==> flow/design.v <==
`timescale 1ns / 1ps
module reg_file(
	input clk,
	input write_en,
	input [3:0] wrData,
	input [15:0] DataIn,
	input [3:0] rdDataA,
	input [3:0] rdDataB,
	output reg [15:0] A,
	output reg [15:0] B);
	reg [15:0] reg1,  reg2,  reg3,  reg4;
   reg [15:0] reg5,  reg6,  reg7,  reg8;
   reg [15:0] reg9,  reg10, reg11, reg12;
   reg [15:0] reg13, reg14, reg15;
	always@(*)
	begin
		case (rdDataA)
		 0 : A = 0;
		 1 : A = reg1;
		 2 : A = reg2;
		 3 : A = reg3;
		 4 : A = reg4;
		 5 : A = reg5;
		 6 : A = reg6;
		 7 : A = reg7;
		 8 : A = reg8;
		 9 : A = reg9;
		 10 : A = reg10;
		 11 : A = reg11;
		 12 : A = reg12;
		 13 : A = reg13;
		 14 : A = reg14;
		 15 : A = reg15;
		endcase
		case (rdDataB)
		 0 : B = 0;
		 1 : B = reg1;
		 2 : B = reg2;
		 3 : B = reg3;
		 4 : B = reg4;
		 5 : B = reg5;
		 6 : B = reg6;
		 7 : B = reg7;
		 8 : B = reg8;
		 9 : B = reg9;
		 10 : B = reg10;
		 11 : B = reg11;
		 12 : B = reg12;
		 13 : B = reg13;
		 14 : B = reg14;
		 15 : B = reg15;
		endcase	
	end
	always@(posedge clk)
	begin
	   if (write_en)
			case (wrData)
				0 : begin end
				1 : reg1 <= DataIn;
				2 : reg2 <= DataIn;
				3 : reg3 <= DataIn;
				4 : reg4 <= DataIn;
				5 : reg5 <= DataIn;
				6 : reg6 <= DataIn;
				7 : reg7 <= DataIn;
				8 : reg8 <= DataIn;
				9 : reg9 <= DataIn;
			  10 : reg10 <= DataIn;
			  11 : reg11 <= DataIn;
			  12 : reg12 <= DataIn;
			  13 : reg13 <= DataIn;
			  14 : reg14 <= DataIn;
			  15 : reg15 <= DataIn;
			endcase
	end
endmodule
`timescale 1ns / 1ps
module Core(
	input             clk,
	input             rst,                        
	input      [15:0] mem_to_core_data,           
	output reg [15:0] core_to_mem_data,           
	output reg [23:0] core_to_mem_address,        
	output reg        core_to_mem_write_enable);  
	parameter ADD  = 4'b0000;
	parameter ADDI = 4'b0001;
	parameter SUB  = 4'b0010;
	parameter LW   = 4'b0011;
	parameter SW   = 4'b0100;
	parameter LUI  = 4'b0101;
	parameter CMP  = 4'b0110;
	parameter BR   = 4'b0111;
	parameter JMP  = 4'b1000;
	parameter SLL  = 4'b1001;
	parameter SLR  = 4'b1010;
	parameter AND  = 4'b1011;
	parameter NAND = 4'b1100;
	parameter OR   = 4'b1101;
	parameter NOT  = 4'b1110;
	parameter LLI  = 4'b1111;
	parameter FETCH   = 3'b000;
	parameter DECODE  = 3'b001;
	parameter EXECUTE = 3'b010;
	parameter LOAD1   = 3'b011;
	parameter LOAD2   = 3'b100;
	parameter STORE   = 3'b101;
	parameter BRANCH  = 3'b110;
	parameter JUMP    = 3'b111;
	reg        zero;                   
	reg        negative;               
	reg        addr_ext;               
	reg [2:0]  core_state;             
	reg [23:0] pc;                     
	reg [3:0]  opcode;
	reg [3:0]  offset;
	reg [3:0]  dest_index;
	reg [3:0]  branch_index;
	reg [7:0]  immediate;
	reg [15:0] reg_data1;
	reg [15:0] reg_data2;
	reg         write_enable;
	reg  [3:0]  read_index1;
	reg  [3:0]  read_index2;
	reg  [3:0]  write_index;
	reg  [15:0] write_data;
	wire [15:0] read_data1;
	wire [15:0] read_data2;
	reg_file _reg_file(
	 .clk      (clk), 
	 .rdDataA  (read_index1),
	 .rdDataB  (read_index2),
	 .write_en (write_enable),
	 .DataIn   (write_data),
	 .wrData   (write_index),
	 .A		  (read_data1),
	 .B		  (read_data2));
	always@(*)
	begin
	 read_index1  = 0;
	 read_index2  = 0;
	 write_data   = 0;
	 write_enable = 0;
	 write_index  = 0;
	 core_to_mem_address      = 0;
	 core_to_mem_data         = 0;
	 core_to_mem_write_enable = 0;
	 case (core_state)
	  FETCH:   core_to_mem_address = pc;
	  DECODE:  begin 
				   read_index1 = mem_to_core_data[11:8];  
				   read_index2 = mem_to_core_data[7:4];   
			     end
	  EXECUTE: begin 
	            write_index  = dest_index;
				   write_enable = 1;
				   if      (opcode == ADD)
				    write_data = reg_data1 + reg_data2;
				   else if (opcode == ADDI)
				    write_data = reg_data1 + immediate;
				   else if (opcode == SUB)
				    write_data = reg_data2 - reg_data1;						 
				   else if (opcode == SLL)
				    write_data = reg_data1 << offset;
				   else if (opcode == SLR)
				    write_data = reg_data1 >> offset;
				   else if (opcode == AND)
				    write_data = reg_data1 & reg_data2;
				   else if (opcode == NAND)
				    write_data = ~(reg_data1 & reg_data2);
				   else if (opcode == OR)
				    write_data = reg_data1 | reg_data2;
				   else if (opcode == NOT)
				    write_data = ~reg_data1;
				   else if (opcode == LUI)
				    write_data = {immediate, reg_data1[7:0]};
				   else if (opcode == LLI)
				    write_data = {reg_data1[15:8], immediate};
				   else if (opcode == CMP)
				    write_enable = 0;
				  end
	  LOAD1:   begin
					if (addr_ext == 0)
				    core_to_mem_address = pc;
					else
					 core_to_mem_address = {immediate, mem_to_core_data};
				  end
	  LOAD2:   begin
				   write_enable = 1;
				   write_index  = dest_index;
				   write_data   = mem_to_core_data;
				  end
	  STORE:   begin
					if (addr_ext == 0)
					 core_to_mem_address = pc;
					else
					 begin
					  core_to_mem_address      = {immediate,mem_to_core_data};
					  core_to_mem_data         = reg_data1;
				     core_to_mem_write_enable = 1;
					 end
				  end
	  BRANCH: begin 
					if (addr_ext == 0)
				    core_to_mem_address = pc;
					else
					 core_to_mem_address = core_to_mem_address;
				 end
	  JUMP:   begin 
			      if (addr_ext == 0)
				    core_to_mem_address = pc;
					else
					 core_to_mem_address = core_to_mem_address;
				 end
	 endcase
	end
	always@(posedge clk)
	 begin	
	 if (rst)
	  begin
	   core_state <= FETCH;
	   pc         <= 24'h3c8c;
	   addr_ext   <= 0;
	  end
	 else
	 case (core_state)
	  FETCH:   begin 
			      core_state <= DECODE;
			      pc         <= pc + 1'b1;
			     end
	  DECODE:  begin
				   opcode        = mem_to_core_data[15:12];
				   immediate    <= mem_to_core_data[7:0];
				   offset       <= mem_to_core_data[3:0];
				   reg_data1    <= read_data1;
				   reg_data2    <= read_data2;
					branch_index <= mem_to_core_data[11:8];
				   if (opcode == LW || opcode == LUI || opcode == LLI || opcode == ADDI)
				    dest_index <= mem_to_core_data[11:8];
				   else
				    dest_index <= mem_to_core_data[7:4];
				   if (opcode == ADD  ||
				       opcode == ADDI ||
				       opcode == SUB  ||
				       opcode == CMP  ||
				       opcode == SLL  ||
				       opcode == SLR  ||
				       opcode == AND  ||
				       opcode == NAND ||
				       opcode == OR   ||
				       opcode == LUI  ||
				       opcode == LLI  ||
				       opcode == NOT)
				    core_state <= EXECUTE;
				   else if (opcode == LW)
				    core_state <= LOAD1;
				   else if (opcode == SW)
				    core_state <= STORE;
				   else if (opcode == BR)
				    core_state <= BRANCH;
				   else if (opcode == JMP)
				    core_state <= JUMP;
				  end
	  EXECUTE: begin 
				   if (opcode == CMP) 
				    begin
					  zero <= reg_data1 == reg_data2;
					  if (reg_data1 < reg_data2)
					   negative <= 1;	
					  else
					   negative <= 0;
				    end
				   core_state <= FETCH;
				  end
	  LOAD1:   begin
				   if (addr_ext == 1)
				    begin 
				     core_state <= LOAD2;
			        addr_ext   <= 0;
				    end
				   else
				    addr_ext <= 1;
				  end
	  LOAD2:   begin
	            core_state <= FETCH;
					pc         <= pc + 1'b1;
	           end
	  STORE:   begin
				   if (addr_ext == 1)
					 begin
				     core_state <= FETCH;
					  pc         <= pc + 1'b1;
					  addr_ext   <= 0;
					 end
				   else
				    addr_ext <= 1;
				  end
	  BRANCH:  begin
					if (addr_ext == 1)
				    begin 
				     if      (branch_index == 4'b0000)  
				      if (zero)
				       pc <= {immediate, mem_to_core_data};
				      else
				       pc <= pc + 1'b1; 
				     else if (branch_index == 4'b0001)  
				      if (!zero)
				       pc <= {immediate, mem_to_core_data};	
				      else
				       pc <= pc + 1'b1; 					  
				     else if (branch_index == 4'b0010)  
				      if (negative)
				       pc <= {immediate, mem_to_core_data};	
				      else
				       pc <= pc + 1'b1;
				     else if (branch_index == 4'b0011)  
				      if (zero || negative)
				       pc <= {immediate, mem_to_core_data};	
				      else
				       pc <= pc + 1'b1;					  
				     else if (branch_index == 4'b0100)  
				      if (!negative && !zero)
				       pc <= {immediate, mem_to_core_data}; 
				      else
				       pc <= pc + 1'b1;
				     else if (branch_index == 4'b0101)  
				      if (!negative || zero)
				       pc <= {immediate, mem_to_core_data};
				      else
				       pc <= pc + 1'b1;  
				     core_state <= FETCH;
				     addr_ext   <= 0;
				    end
				   else
				    addr_ext <= 1;
				  end
	  JUMP:    begin
				   if (addr_ext == 1)
				    begin 
			        pc <= {immediate, mem_to_core_data};
				     core_state <= FETCH;
			        addr_ext <= 0;
				    end
				   else
				    addr_ext <= 1;
				  end	
	  endcase
	 end
endmodule
# ---- Tool chain data of Core
# Tool output for the design above, in the order of the flow.
# Lines are those of the file above, counted from 1.
# Cell names lack the library's common part.
# A cell with -- has no value.
dict set report setup {
  top {Core}
  clock_port {clk}
  cell_library {sky130hd}
  lib_corner {tt_025C_1v80}
}

# ---- After elaboration
# Counts by Yosys on the flattened word-level netlist (proc, flatten, opt, wreduce; memories kept). Register bits leave out memories and registers merged into their read ports (data or address). Print and check cells are left out.
dict set report word_totals {
  ff_bits 326
  wordCells 253
}
dict set report classes {
  addsub 4
  cmp 1
  n_eq 90
  shifts 2
  muxes 65
  n_logic 6
  reduce_logical 58
}
# cell count
set op_table {}
lappend op_table {{parallel mux 16 bit (select 16 bit)} 2}
lappend op_table {{two-way mux 24 bit} 16}
lappend op_table {{two-way mux 16 bit} 12}
lappend op_table {{parallel mux 24 bit (select 4 bit)} 2}
lappend op_table {{equality test 4 bit (second input constant)} 39}
lappend op_table {{equality test 4 x 3 -> 1 bit (second input constant)} 20}
lappend op_table {{parallel mux 16 bit (select 3 bit)} 1}
lappend op_table {{equality test 4 x 2 -> 1 bit (second input constant)} 11}
lappend op_table {{AND reduction 2 bit} 17}
lappend op_table {{NOT 16 bit} 2}
lappend op_table {{parallel mux 16 bit (select 2 bit)} 1}
lappend op_table {{adder 24 x 1 -> 24 bit (second input constant)} 1}
lappend op_table {{equality test 4 x 1 -> 1 bit (second input constant)} 6}
lappend op_table {{parallel mux 4 bit (select 2 bit)} 3}
lappend op_table {{two-way mux 3 bit} 7}
lappend op_table {{zero test 4 bit} 5}
lappend op_table {{logical OR 1 bit} 16}
lappend op_table {{adder 16 bit} 1}
lappend op_table {{subtractor 16 bit} 1}
lappend op_table {{< comparator 16 bit} 1}
lappend op_table {{equality test 16 bit} 1}
lappend op_table {{bitwise AND 16 bit} 1}
lappend op_table {{bitwise OR 16 bit} 1}
lappend op_table {{<< shifter 16 x 4 -> 16 bit} 1}
lappend op_table {{right shift 16 x 4 -> 16 bit} 1}
lappend op_table {{adder 16 x 8 -> 16 bit} 1}
lappend op_table {{two-way mux 1 bit} 16}
lappend op_table {{parallel mux 3 bit (select 5 bit)} 1}
# Not listed: further kinds 23, cells in them 39.

# ---- Logic depth
# Longest topological path by Yosys (ltp), each cell counted once; first at word level (registers and memories cut), then after technology mapping (sequential cells cut; the memories' decode and read muxes count).
dict set report logic_depth {
  depth_word 15
  ABC_AREA 0
  depth_mapped 11
}

# ---- Synthesis result
# Yosys stat after the flow's synthesis: flattened, memories mapped to cells. It holds for the ABC_AREA given above (unset counts as 0); a run with the other value may have another netlist.
dict set report mapped {
  cells 2116
  mapped_area_mm2 0.0212579
  sequential_area_mm2 0.0094891
  ffs 327
}
# cell count
set types {}
lappend types {edfxtp_1 294}
lappend types {ha_1 58}
lappend types {o21ai_0 135}
lappend types {dfxtp_1 33}
lappend types {nor2_1 166}
lappend types {nand2_1 159}
lappend types {a22oi_1 77}
lappend types {a221oi_1 63}
lappend types {a21oi_1 105}
lappend types {mux2_2 43}
lappend types {nand3_1 78}
lappend types {mux4_2 17}
lappend types {clkbuf_1 97}
lappend types {xnor2_1 36}
lappend types {nor3_1 57}
lappend types {a22o_1 32}
lappend types {a222oi_1 26}
lappend types {mux2i_1 24}
# Other cell types: 66; their cells: 616.
# By module: a second synthesis without flattening, with its own total; a netlist apart from the flattened one above.
dict set report hier_totals {
  hier_cells 2144
  area_unflattened_mm2 0.0217596
}
# Each row is one instance without its submodules.
# mod instances n_cells area_mm2
set by_module {}
lappend by_module {reg_file 1 827 0.0115123}
lappend by_module {Core 1 1317 0.0102473}

# ---- Worst setup path after synthesis
# Source: OpenSTA report_checks on the synthesized netlist (no wires, ideal clock, input and output delay 20% of the period each), path of least setup slack; recovery checks are left aside. Register names are those of the netlist, which keeps one name where synthesis merged equal registers.
dict set report synth_timing {
  path_kind {input-to-output}
  start {input port mem_to_core_data[8]}
  end {output port core_to_mem_address[8]}
  period_ns 7.0
  in_delay_ns 1.400
  arrival_time_ns 2.447
  t_required_ns 5.600
  slack_ns 3.153
  path_delay_ns 1.047
  path_stages 4
  synth_period_reached_ns 3.847
}
# "path_delay_ns" = arrival - input delay + setup time.
# A path that ends at an output port has no setup time.
# "path_stages": output pins that drive a net of the path, with the launching flip-flop's if there is one; two outputs of one cell count as two.
# "synth_period_reached_ns" is the clock period less the worst setup slack; recovery checks do not enter. This is arithmetic on one report: input and output delays are still those of the set period (20% each).
# Between the ends stands the longest chain of elaborated cells between them, by number of cells; it is not shown to be the way that was timed. Of several equally long chains one is given.
# Each line given opens the expression or statement behind the cell; cells for indexed reads and writes are added by Yosys, which also makes memories of some case tables.
dict set report synth_between {
  path_cell_list {buf_1 clkbuf_1 o21ai_0 a21oi_1}
  elab_chain_len 2
}
# item line
set synth_lines {}
lappend synth_lines {{start: declaration} 81} ;# input [15:0] mem_to_core_data,
lappend synth_lines {{two-way mux 24 bit} 182} ;# if (addr_ext == 0)
lappend synth_lines {{parallel mux 24 bit (select 4 bit)} 147} ;# case (core_state)
lappend synth_lines {{end: declaration} 83} ;# output reg [23:0] core_to_mem_address,

# ---- Path in the finished layout
# Path of least setup slack in the final report of job 1 (OpenROAD, finished layout, wires in). Where an end is a register, its clock arrival counts in the times.
dict set report layout_timing {
  path_kind {input-to-output}
  start {input port mem_to_core_data[9]}
  end {output port core_to_mem_address[9]}
  period_ns 5.41
  in_delay_ns 1.08
  arrival_time_ns 3.02
  t_required_ns 4.33
  slack_ns 1.30
  path_stages 4
}
# Between the ends stands the longest chain of elaborated cells between them, by number of cells; it is not shown to be the way that was timed. Of several equally long chains one is given.
dict set report layout_between {
  path_cell_list {clkdlybuf4s50_1 o21ai_0 a21oi_1 clkdlybuf4s50_1}
  elab_chain_len 2
}
# item line
set layout_lines {}
lappend layout_lines {{start: declaration} 81} ;# input [15:0] mem_to_core_data,
lappend layout_lines {{two-way mux 24 bit} 182} ;# if (addr_ext == 0)
lappend layout_lines {{parallel mux 24 bit (select 4 bit)} 147} ;# case (core_state)
lappend layout_lines {{end: declaration} 83} ;# output reg [23:0] core_to_mem_address,

--- measured runs ---
3 stored runs of Core in the flow (synthesis by Yosys, layout by OpenROAD, sky130hd cells), in arbitrary order. Constraints: input delay and output delay 20% of the set period each, output load 0.01 pF.
"clock_period_reached_ns" is the run's clock period less its worst setup slack. It is reckoned from that one timing run; input and output delays stay at 20% of the period that was set.
"timing.worst_path_ns" is the time allowed to the run's worst setup path (the clock period less input and output delay, where it has them) less its slack. Clock arrival times count: a late capture clock shortens it, a late launch clock lengthens it.

[flow] job 1: files
==> flow/run.sh <==
#!/bin/bash
# the make line also repeats the synthesis and layout settings of config.mk as NAME=value (left out here)
make -C /OpenROAD-flow-scripts/flow DESIGN_CONFIG=/design/flow/config.mk WORK_HOME=/design/flow/orfs CLKGATE_MAP_FILE= finish
==> flow/config.mk <==
export PLATFORM = sky130hd
export DESIGN_NAME = Core
export DESIGN_NICKNAME = Core
export VERILOG_FILES = /design/flow/design.v
export SDC_FILE = /design/flow/constraint.sdc
export NUM_CORES = 4
export LEC_CHECK = 0
export CAP_MARGIN = 20
export CORE_MARGIN = 2
export CORE_UTILIZATION = 40
export SETUP_SLACK_MARGIN = 1.27
export SLEW_MARGIN = 20
==> flow/constraint.sdc <==
create_clock -name core_clock -period 5.41 [get_ports {clk}]
set_input_delay 1.0820 -clock core_clock [delete_from_list [all_inputs] [get_ports {clk}]]
set_output_delay 1.0820 -clock core_clock [all_outputs]
set_load 0.01 [all_outputs]

[flow] job 1: metrics
[metrics] ys_area_mm2 = 0.0212579
[metrics] design.die.area_mm2 = 0.0550043
[metrics] final_util_pct = 45.9
[metrics] setup_worst_slack_ns = 1.305
[metrics] final_hold_ws_ns = 0.557
[metrics] clock_period_reached_ns = 4.105
[metrics] timing.worst_path_ns = 1.94
[metrics] worst_setup_path_type = input-to-output

[flow] job 2: files
==> flow/run.sh <==
#!/bin/bash
# the make line also repeats the synthesis and layout settings of config.mk as NAME=value (left out here)
make -C /OpenROAD-flow-scripts/flow DESIGN_CONFIG=/design/flow/config.mk WORK_HOME=/design/flow/orfs CLKGATE_MAP_FILE= finish
==> flow/config.mk <==
export PLATFORM = sky130hd
export DESIGN_NAME = Core
export DESIGN_NICKNAME = Core
export VERILOG_FILES = /design/flow/design.v
export SDC_FILE = /design/flow/constraint.sdc
export NUM_CORES = 4
export LEC_CHECK = 0
export CAP_MARGIN = 20
export CORE_MARGIN = 2
export CORE_UTILIZATION = 40
export SLEW_MARGIN = 20
==> flow/constraint.sdc <==
create_clock -name core_clock -period 9.2 [get_ports {clk}]
set_input_delay 1.8400 -clock core_clock [delete_from_list [all_inputs] [get_ports {clk}]]
set_output_delay 1.8400 -clock core_clock [all_outputs]
set_load 0.01 [all_outputs]

[flow] job 2: metrics
[metrics] ys_area_mm2 = 0.0212579
[metrics] design.die.area_mm2 = 0.0550043
[metrics] final_util_pct = 45.3
[metrics] setup_worst_slack_ns = 3.458
[metrics] final_hold_ws_ns = 0.556
[metrics] clock_period_reached_ns = 5.742
[metrics] timing.worst_path_ns = 3.90
[metrics] worst_setup_path_type = reg-to-output

[flow] job 3: files
==> flow/run.sh <==
#!/bin/bash
# the make line also repeats the synthesis and layout settings of config.mk as NAME=value (left out here)
make -C /OpenROAD-flow-scripts/flow DESIGN_CONFIG=/design/flow/config.mk WORK_HOME=/design/flow/orfs CLKGATE_MAP_FILE= finish
==> flow/config.mk <==
export PLATFORM = sky130hd
export DESIGN_NAME = Core
export DESIGN_NICKNAME = Core
export VERILOG_FILES = /design/flow/design.v
export SDC_FILE = /design/flow/constraint.sdc
export NUM_CORES = 4
export LEC_CHECK = 0
export ABC_AREA = 1
export CAP_MARGIN = 35
export CELL_PAD_IN_SITES_GLOBAL_PLACEMENT = 3
export CORE_MARGIN = 2
export CORE_UTILIZATION = 25
export SETUP_SLACK_MARGIN = 0.98
export SLEW_MARGIN = 30
export TNS_END_PERCENT = 25
==> flow/constraint.sdc <==
create_clock -name core_clock -period 3.99 [get_ports {clk}]
set_input_delay 0.7980 -clock core_clock [delete_from_list [all_inputs] [get_ports {clk}]]
set_output_delay 0.7980 -clock core_clock [all_outputs]
set_load 0.01 [all_outputs]

[flow] job 3: metrics
[metrics] ys_area_mm2 = 0.0225979
[metrics] design.die.area_mm2 = 0.0928116
[metrics] final_util_pct = 31.8
[metrics] setup_worst_slack_ns = 0.816
[metrics] final_hold_ws_ns = 0.535
[metrics] clock_period_reached_ns = 3.174
[metrics] timing.worst_path_ns = 2.38
[metrics] worst_setup_path_type = reg-to-output
--- end ---
